==> flow/design.v <==
module ellipse_generator
#(
parameter  int  BITS_RES            = 12,             
parameter  int  BITS_RAD            = BITS_RES - 1,   
parameter  bit  USE_ALTERA_IP       = 0               
)
(
  input logic                        clk,               
  input logic                        reset,             
  input logic                        enable,            
  input logic                        run,               
  input logic         [1:0]          quadrant,          
  input logic                        ellipse_filled,    
  input logic  signed [BITS_RES-1:0] Xc,                
  input logic  signed [BITS_RES-1:0] Yc,                
  input logic  signed [BITS_RES-1:0] Xr,                
  input logic  signed [BITS_RES-1:0] Yr,                
  input logic                        ena_pause,         
  output logic                       busy,              
  output logic signed [BITS_RES:0]   X_coord,           
  output logic signed [BITS_RES:0]   Y_coord,           
  output logic                       pixel_data_rdy,    
  output logic                       ellipse_complete   
);
logic               draw_line ;
logic        [1:0]  quadrant_latch ;     
logic        [3:0]  sub_function ;     
logic               inv ;     
logic               draw_flat ;     
logic               filled ;     
logic signed   [BITS_RES-1:0]   x ;     
logic signed   [BITS_RES-1:0]   y ;     
logic signed   [BITS_RES-1:0]   xcr ;     
logic signed   [BITS_RES-1:0]   ycr ;     
logic signed   [BITS_RES-1:0]   xrr ;     
logic signed   [BITS_RES-1:0]   yrr ;     
logic signed   [BITS_RAD*3+1:0] p ;     
logic signed   [BITS_RAD*3+1:0] px ;     
logic signed   [BITS_RAD*3+1:0] py ;     
logic unsigned [BITS_RAD*2-1:0] rx2 ;     
logic unsigned [BITS_RAD*2-1:0] ry2 ;     
logic unsigned [BITS_RAD*1-1:0] alu_mult_a ;  
logic unsigned [BITS_RAD*2-1:0] alu_mult_b ;  
logic unsigned [BITS_RAD*3-1:0] alu_mult_y     ;  
logic               pixel_data_rdy_int ;     
logic               busy_int ;     
logic               ena_process ;     
logic               freeze ;     
     always_ff @(posedge clk) if (ena_process) alu_mult_y <= alu_mult_a * alu_mult_b ;
always_comb begin
   pixel_data_rdy = pixel_data_rdy_int && !ena_pause ;  
   busy           = busy_int || run ;                   
   ena_process    = enable && !(ena_pause && pixel_data_rdy_int);
end
always_ff @( posedge clk or posedge reset ) begin
   if ( reset ) begin
      draw_line          <= 1'b0  ;
      pixel_data_rdy_int <= 1'b0  ;
      busy_int           <= 1'b0  ;
      ellipse_complete   <= 1'b0  ;
      quadrant_latch     <= 2'b0  ;
      sub_function       <= 4'd0  ;  
      x                  <= 0 ;
      y                  <= 0 ;
      xcr                <= 0 ;
      ycr                <= 0 ;
      xrr                <= 0 ;
      yrr                <= 0 ;
      p                  <= 0 ;
      rx2                <= 0 ;
      ry2                <= 0 ;
      px                 <= 0 ;
      py                 <= 0 ;
      inv                <= 1'b0 ;       
      draw_flat          <= 1'b0 ;
      filled             <= 1'b0 ;
      freeze             <= 1'b0 ;
      X_coord            <= (BITS_RES)'(0);
      Y_coord            <= (BITS_RES)'(0);
      alu_mult_a         <= (BITS_RAD*1)'(0);
      alu_mult_b         <= (BITS_RAD*2)'(0);
   end
   else if ( ena_process  ) begin 
if (!freeze) begin
  if (inv==0) begin
    case ( quadrant_latch )
      4'd0 : begin
             X_coord    <=  xcr + x;
             Y_coord    <=  ycr + y;
             end
      4'd1 : begin
             X_coord    <=  xcr - x;
             Y_coord    <=  ycr + y;
             end
      4'd2 : begin
             X_coord    <=  xcr + x;
             Y_coord    <=  ycr - y;
             end
      4'd3 : begin
             X_coord    <=  xcr - x;
             Y_coord    <=  ycr - y;
             end
      endcase
  end else begin
  case ( quadrant_latch )
      4'd0 : begin
             Y_coord    <=  xcr + x;
             X_coord    <=  ycr + y;
             end
      4'd1 : begin
             Y_coord    <=  xcr + x;
             X_coord    <=  ycr - y;
             end
      4'd2 : begin
             Y_coord    <=  xcr - x;
             X_coord    <=  ycr + y;
             end
      4'd3 : begin
             Y_coord    <=  xcr - x;
             X_coord    <=  ycr - y;
             end
      endcase
  end
end else begin   
  if (((X_coord==xcr)&& !inv) || ((X_coord==ycr)&& inv) )  freeze     <= 1'b0;            
  if (((X_coord>xcr)&& !inv)  || ((X_coord>ycr)&& inv)  )  X_coord    <= X_coord - 1'b1;  
  if (((X_coord<xcr)&& !inv)  || ((X_coord<ycr)&& inv)  )  X_coord    <= X_coord + 1'b1;  
end
casez ( sub_function )
    4'd0 : begin  
      if ( run ) begin   
         quadrant_latch <= quadrant ;  
         if ( ( Xr == 0 ) && ( Yr == 0 ) ) begin  
            x                  <= 0    ;  
            y                  <= 0    ;  
            pixel_data_rdy_int <= 1'b0  ;  
            ellipse_complete   <= 1'b0  ;  
            sub_function       <= 4'd9  ;  
            draw_line          <= 1'b1  ;  
            busy_int           <= 1'b1  ;  
            xcr       <= Xc ;  
            ycr       <= Yc ;
            xrr       <= 0 ;
            yrr       <= 0 ;
            inv       <= 1'b0 ;
            draw_flat <= 1'b0 ;
            freeze    <= 1'b0 ;
         end
         else begin  
            sub_function       <= sub_function + 1'd1  ;  
            draw_line          <= 1'b1  ;  
            busy_int           <= 1'b1  ;  
            pixel_data_rdy_int <= 1'b0  ;  
            ellipse_complete   <= 1'b0  ;  
            xcr       <= Xc ;  
            ycr       <= Yc ;
            xrr       <= Xr ;
            yrr       <= Yr ;
            inv       <= 1'b0 ;
            draw_flat <= 1'b0 ;
            filled    <= ellipse_filled ;
            freeze    <= 1'b0 ;
         end  
      end  
    end  
    4'd1 : begin  
     alu_mult_a[BITS_RAD*1-1:0]          <= xrr[BITS_RAD-1:0] ;
     alu_mult_b[BITS_RAD*1-1:0]          <= xrr[BITS_RAD-1:0] ;
     alu_mult_b[BITS_RAD*2-1:BITS_RAD*1] <= 0     ;
     x                                   <= 0     ;
     y                                   <= yrr   ;
     draw_flat                           <= 1'b0  ;
     p                                   <= 0     ;
     sub_function                        <= sub_function + 1'd1  ;  
    end
    4'd2 : begin  
     alu_mult_a[BITS_RAD*1-1:0]          <= yrr[BITS_RAD-1:0] ;
     alu_mult_b[BITS_RAD*1-1:0]          <= yrr[BITS_RAD-1:0] ;
     alu_mult_b[BITS_RAD*2-1:BITS_RAD*1] <= 0     ;
     sub_function                        <= sub_function + 1'd1  ;  
    end
    4'd3 : begin  
     rx2[BITS_RAD*2-1:0]                <= alu_mult_y[BITS_RAD*2-1:0] ;  
     alu_mult_a[BITS_RAD*1-1:0]          <= yrr[BITS_RAD-1:0] ;
     alu_mult_b[BITS_RAD*2-1:0]          <= alu_mult_y[BITS_RAD*2-1:0] ;
     ry2                                 <= (BITS_RAD*2)'((alu_mult_y[BITS_RAD*2-1:0] + 2) >> 2) ;  
     px                                  <= 0     ;                                  
     sub_function                        <= sub_function + 1'd1  ;                   
    end
    4'd4 : begin  
     px                                 <= px + ry2 ;  
     ry2[BITS_RAD*2-1:0]                <= alu_mult_y[BITS_RAD*2-1:0] ;  
     sub_function                       <= sub_function + 1'd1  ;  
    end
    4'd5 : begin  
     px                                 <= px + ry2 - alu_mult_y[BITS_RAD*3-1:0] ;  
     py                                 <= (alu_mult_y[((BITS_RAD)*3-1):0]) << 1 ;  
     sub_function                       <= sub_function + 1'd1  ;  
    end
    4'd6 : begin  
     p                                  <= px  ;  
     px                                 <= 0;
              if (xrr<2) sub_function   <= sub_function + 2'd2  ;  
              else       sub_function   <= sub_function + 1'd1  ;  
    end
    4'd7 : begin  
  if (!freeze) begin
       if (px <= py) begin   
                     pixel_data_rdy_int <= 1'b1  ;  
		             x                  <= x + 1'd1 ;
		             px                 <= px + (ry2<<1);
                     if (inv && filled) freeze <= 1'b1;    
		             if (p <= 0) begin
	                             p  <= p + ry2 + (px + (ry2<<1)) ;
		                         end else begin
		                         if (!inv && filled)  freeze <= 1'b1;      
                                 y  <= y - 1'd1;
                                 py <= py - (rx2<<1);
                                 p  <= p + ry2 + (px + (ry2<<1)) - (py - (rx2<<1)) ;
                                 end
       end else begin  
          pixel_data_rdy_int <= 1'b0  ;                 
          sub_function       <= sub_function + 1'd1  ;  
       end
   end  
    end  
    4'd8 : begin  
if (!freeze) begin
if (((y<2) || draw_flat) && x <= xrr ) begin  
    draw_flat          <= 1'b1 ;       
    y                  <= 0        ;   
              if (draw_flat) begin               
              pixel_data_rdy_int <= 1'b1  ;      
              x                  <= x + 1'd1 ;   
              end
    end else begin
          if (inv) begin
                   pixel_data_rdy_int <= 1'b0  ;  
                   sub_function       <= 4'd0  ;  
                   inv                <= 1'b0  ;  
                   draw_line          <= 1'b0  ;  
                   ellipse_complete   <= 1'b1  ;
                   busy_int           <= 1'b0  ;  
          end else begin
                   pixel_data_rdy_int <= 1'b0  ;  
                   sub_function       <= 4'd1  ;  
                   inv                <= 1'b1  ;  
                   xcr                <= ycr   ;  
                   ycr                <= xcr   ;
                   xrr                <= yrr   ;  
                   yrr                <= xrr   ;
          end
     end  
    end  
    end  
    4'd9 : begin  
            pixel_data_rdy_int <= 1'b1                 ;  
            sub_function       <= sub_function + 1'd1  ;  
    end
    default : begin                 
    sub_function       <= 4'd0  ;   
    draw_line          <= 1'b0  ;   
    pixel_data_rdy_int <= 1'b0  ;  
    sub_function       <= 4'd0  ;  
    ellipse_complete   <= 1'b1  ;
    busy_int           <= 1'b0  ;  
    end
  endcase  
      if (!draw_line && !run ) begin
         pixel_data_rdy_int <= 1'b0 ;  
         ellipse_complete   <= 1'b0 ;  
         busy_int           <= 1'b0 ;  
      end
   end  
end
endmodule
# From RTL to reports: ellipse_generator
# Tool output for the design above, in the order of the flow.
# Lines are those of the file above, counted from 1.
# Operators carry their Yosys type and port widths (W data, S select, Z words).
# Cell names lack the library's common part.
# A cell with - has no value.
[inputs]
top_module = "ellipse_generator"
clock = "clk"
cell_library = "sky130hd"
corner = "tt_025C_1v80"

# After elaboration
# Counts by Yosys on the flattened word-level netlist (proc, flatten, opt, wreduce; memories kept). Register bits leave out memories and registers merged into their read ports (data or address). Print and check cells are left out.
[word_totals]
out_inout_bits = 29
reg_bits = 327
elab_cells = 266
[classes]
addsub = 18
muxes = 104
n_cmp = 9
logic = 3
equal = 35
n_reduce_logical = 69
multipliers = 1
[ops]
columns = ["cell", "n"]
rows = [
  ["$mul A11 B22 Y33", 1],
  ["$mux W12", 30],
  ["$mux W35", 8],
  ["$pmux W35 S4", 1],
  ["$pmux W35 S3", 1],
  ["$pmux W13 S2", 4],
  ["$pmux W12 S4", 2],
  ["$pmux W12 S2", 4],
  ["$add A35 B22 Y35", 2],
  ["$pmux W35 S2", 1],
  ["$mux W13", 5],
  ["$pmux W22 S2", 1],
  ["$pmux W11 S2", 2],
  ["$le A35 B1 Y1 const B", 1],
  ["$add A35 B23 Y35", 1],
  ["$sub A35 B23 Y35", 1],
  ["$sub A35 B33 Y35", 1],
  ["$add A35 B35 Y35", 1],
  ["$sub A35 B35 Y35", 1],
  ["$le A35 B35 Y1", 1],
  ["$pmux W11 S3", 1],
  ["$reduce_and A6 Y1", 5],
  ["$mux W1", 30],
  ["$mux W4", 7],
  ["$add A12 B12 Y13", 2],
  ["$sub A12 B12 Y13", 2],
  ["$gt A13 B12 Y1", 2],
  ["$lt A13 B12 Y1", 2],
]
# Other operator kinds: 43; their cells: 119.

# Longest topological paths
# Yosys ltp: most cells in a row. Word level: on the elaborated netlist, between registers, memories and ports. Mapped: between sequential cells and ports; inverters and the memories' decode and read muxes count.
[logic_depth]
depth_word = 11
ABC_AREA = 0
depth_mapped = 33
ltp_nobuf = 33

# Mapped cells and area
# Yosys stat after the flow's synthesis: flattened, memories mapped to cells. It holds for the ABC_AREA given above (unset counts as 0); a run with the other value may have another netlist.
# Totals and module areas in this step are rounded.
[by_type]
columns = ["cell", "n", "area_total_um2"]
rows = [
  ["dfrtp_1", 293, 7.33E+03],
  ["ha_1", 388, 4.85E+03],
  ["fa_1", 211, 4.22E+03],
  ["nand2_1", 603, 2.26E+03],
  ["o21ai_0", 331, 1.66E+03],
  ["xnor2_1", 181, 1585.27],
  ["inv_1", 413, 1.55E+03],
  ["a21oi_1", 303, 1.52E+03],
  ["nor2_1", 314, 1178.63],
  ["edfxtp_1", 33, 990.95],
  ["a21o_1", 105, 788.256],
  ["xor2_1", 86, 753.222],
  ["and2_1", 113, 706.928],
  ["clkbuf_1", 184, 690.662],
  ["a31oi_1", 85, 531.76],
  ["o21a_1", 48, 360.346],
  ["nand3_1", 66, 330.317],
  ["nand2b_1", 51, 319.056],
]
# Not listed: further types 91, cells in them 654.
[mapped]
seqArea_um2 = 8320
yosys_area_um2 = 36900
ffs = 326
cell_count = 4462

# Timing after synthesis
# Path of least setup slack by OpenSTA after synthesis, without wires, with an ideal clock, recovery checks aside; 20% of the period is set as input and as output delay. Where synthesis merged equal registers, the netlist keeps one of their names.
[synth_timing]
path_type = "register to register"
startpoint = "reg px[1]"
endpoint = "reg p[34]"
launch_ns = 0.000
path_delay_ns = 6.600
setup_slack_ns = 0.900
arrival_time_ns = 6.505
period_ns = 7.5
driving_pins = 34
synth_period_reached_ns = 6.6
# "path_delay_ns" = arrival - input delay + setup time.
# "driving_pins" counts driving pins, that of a launching flip-flop among them; a cell with two outputs on the path counts twice.
# "synth_period_reached_ns" = period - worst setup slack (recovery checks aside). The figure is calculated, with input and output delays left at 20% of the set period.
# Between the ends stands the longest chain of elaborated cells between them, by number of cells; it is not shown to be the way that was timed. Of several equally long chains one is given.
# Each line given opens the expression or statement behind the cell; cells for indexed reads and writes are added by Yosys, which also makes memories of some case tables.
# A register here has more assigning lines than the two given.
[synth_between]
path_cell_list = "dfrtp_1 > ha_1 > inv_1 > fa_1 > nand2b_1 > a21oi_1 > nor2b_1 > a21oi_1 > a21o_1 > a21oi_1 > xnor2_1 > fa_1 > ha_1 > and3_1 > o311a_1 > a211o_1 > a21oi_1 > o21bai_1 > a21oi_1 > o21ai_0 > xor2_1 > ha_1 > a21o_1 > a21o_1 > a2111oi_0 > o21ai_0 > a221oi_1 > o21a_1 > o21ai_0 > a21oi_1 > xnor3_1 > nand2_1 > xnor2_1 > o31ai_1"
elab_chain_len = 7
[synth_lines]
columns = ["element", "line", "source"]
rows = [
  ["start, declared", 38, "logic signed   [BITS_RAD*3+1:0] px ;"],
  ["start, assigned", 191, "px                                 <= px + ry2 ;"],
  ["start, assigned", 196, "px                                 <= px + ry2 - alu_mult_y[BITS_RAD*3-1:0] ;"],
  ["$add A35 B23 Y35", 219, "p  <= p + ry2 + (px + (ry2<<1)) - (py - (rx2<<1)) ;"],
  ["$add A35 B35 Y35", 219, ""],
  ["$sub A35 B35 Y35", 219, ""],
  ["$mux W35", 213, "if (p <= 0) begin"],
  ["$mux W35", 208, "if (px <= py) begin"],
  ["$mux W35", 207, "if (!freeze) begin"],
  ["$pmux W35 S3", 129, "casez ( sub_function )"],
  ["end, assigned", 201, "p                                  <= px  ;"],
  ["end, assigned", 214, "p <= p + ry2 + (px + (ry2<<1)) ;"],
  ["end, declared", 37, "logic signed   [BITS_RAD*3+1:0] p ;"],
]

# Timing after layout
# From the final timing report of record 1: the path of least setup slack in the routed layout; clock arrival at registers is part of the times.
[layout_timing]
path_type = "register to register"
startpoint = "reg px[1]"
endpoint = "reg p[33]"
arrival_time_ns = 7.56
period_ns = 7.29
driving_pins = 31
launch_ns = 0.59
setup_slack_ns = 0.23
# Between the ends stands the longest chain of elaborated cells between them, by number of cells; it is not shown to be the way that was timed. Of several equally long chains one is given.
# A register here has more assigning lines than the two given.
[layout_between]
path_cell_list = "dfrtp_1 > ha_2 > inv_2 > fa_2 > nand2b_4 > a21oi_2 > o211ai_1 > a31oi_2 > or4_4 > a31o_4 > a31oi_2 > xnor2_1 > fa_1 > ha_1 > a21oi_1 > o21ai_0 > o41a_1 > and2_1 > a31o_2 > o21ai_1 > nand2b_1 > xor2_2 > ha_4 > nand3_1 > buf_4 > o41ai_4 > nand4_1 > and4b_1 > o41ai_2 > nand4_1 > o21a_1"
elab_chain_len = 7
[layout_lines]
columns = ["element", "line", "source"]
rows = [
  ["start, declared", 38, "logic signed   [BITS_RAD*3+1:0] px ;"],
  ["start, assigned", 191, "px                                 <= px + ry2 ;"],
  ["start, assigned", 196, "px                                 <= px + ry2 - alu_mult_y[BITS_RAD*3-1:0] ;"],
  ["$add A35 B23 Y35", 219, "p  <= p + ry2 + (px + (ry2<<1)) - (py - (rx2<<1)) ;"],
  ["$add A35 B35 Y35", 219, ""],
  ["$sub A35 B35 Y35", 219, ""],
  ["$mux W35", 213, "if (p <= 0) begin"],
  ["$mux W35", 208, "if (px <= py) begin"],
  ["$mux W35", 207, "if (!freeze) begin"],
  ["$pmux W35 S3", 129, "casez ( sub_function )"],
  ["end, assigned", 201, "p                                  <= px  ;"],
  ["end, assigned", 214, "p <= p + ry2 + (px + (ry2<<1)) ;"],
  ["end, declared", 37, "logic signed   [BITS_RAD*3+1:0] p ;"],
]

# Stored flow runs of ellipse_generator (3 of them; Yosys, OpenROAD, sky130hd). They differ in their settings and are not a sequence. Constraints: input delay and output delay 20% of the set period each, output load 0.01 pF.
# "critical_path_time_ns" is the time allowed to the run's worst setup path (the clock period less input and output delay, where it has them) less its slack. Clock arrival times count: a late capture clock shortens it, a late launch clock lengthens it.
# Measured values are rounded.

[[run]]
name = "record 1"
[run.settings]
CORE_UTILIZATION = 40
period_ns = 7.29
CAP_MARGIN = 20
CORE_MARGIN = 2
SLEW_MARGIN = 20
[run.results]
critical_path_time_ns = 7.06
worstPathKind = "register to register"
setup_ws_ns = 0.226
final_cell_area_um2 = 40900
yosys_chip_area_um2 = 36900
final_die_area_um2 = 94700

[[run]]
name = "record 2"
[run.settings]
ABC_AREA = 0
CELL_PAD_IN_SITES_DETAIL_PLACEMENT = 1
CORE_ASPECT_RATIO = 0.54
CORE_MARGIN = 6
CORE_UTILIZATION = 20
CTS_CLUSTER_DIAMETER = 256
GPL_ROUTABILITY_DRIVEN = 1
GPL_TIMING_DRIVEN = 0
HOLD_SLACK_MARGIN = 0.11
SETUP_SLACK_MARGIN = 1.86
SLEW_MARGIN = 15
period_ns = 6.26
CAP_MARGIN = 20
[run.results]
critical_path_time_ns = 7.42
worstPathKind = "register to register"
final_die_area_um2 = 195000
final_cell_area_um2 = 48900
yosys_chip_area_um2 = 36900
setup_ws_ns = -1.16

[[run]]
name = "record 3"
[run.settings]
CAP_MARGIN = 30
CELL_PAD_IN_SITES_GLOBAL_PLACEMENT = 3
CORE_ASPECT_RATIO = 1.77
CORE_MARGIN = 6
CORE_UTILIZATION = 20
CTS_CLUSTER_DIAMETER = 96
GPL_ROUTABILITY_DRIVEN = 1
MIN_ROUTING_LAYER = "met2"
PLACE_DENSITY_LB_ADDON = 0.23
SETUP_SLACK_MARGIN = 0.59
SLEW_MARGIN = 0
TNS_END_PERCENT = 100
period_ns = 5.14
[run.results]
final_cell_area_um2 = 51600
critical_path_time_ns = 6.78
worstPathKind = "register to register"
setup_ws_ns = -1.64
final_die_area_um2 = 195000
yosys_chip_area_um2 = 36900
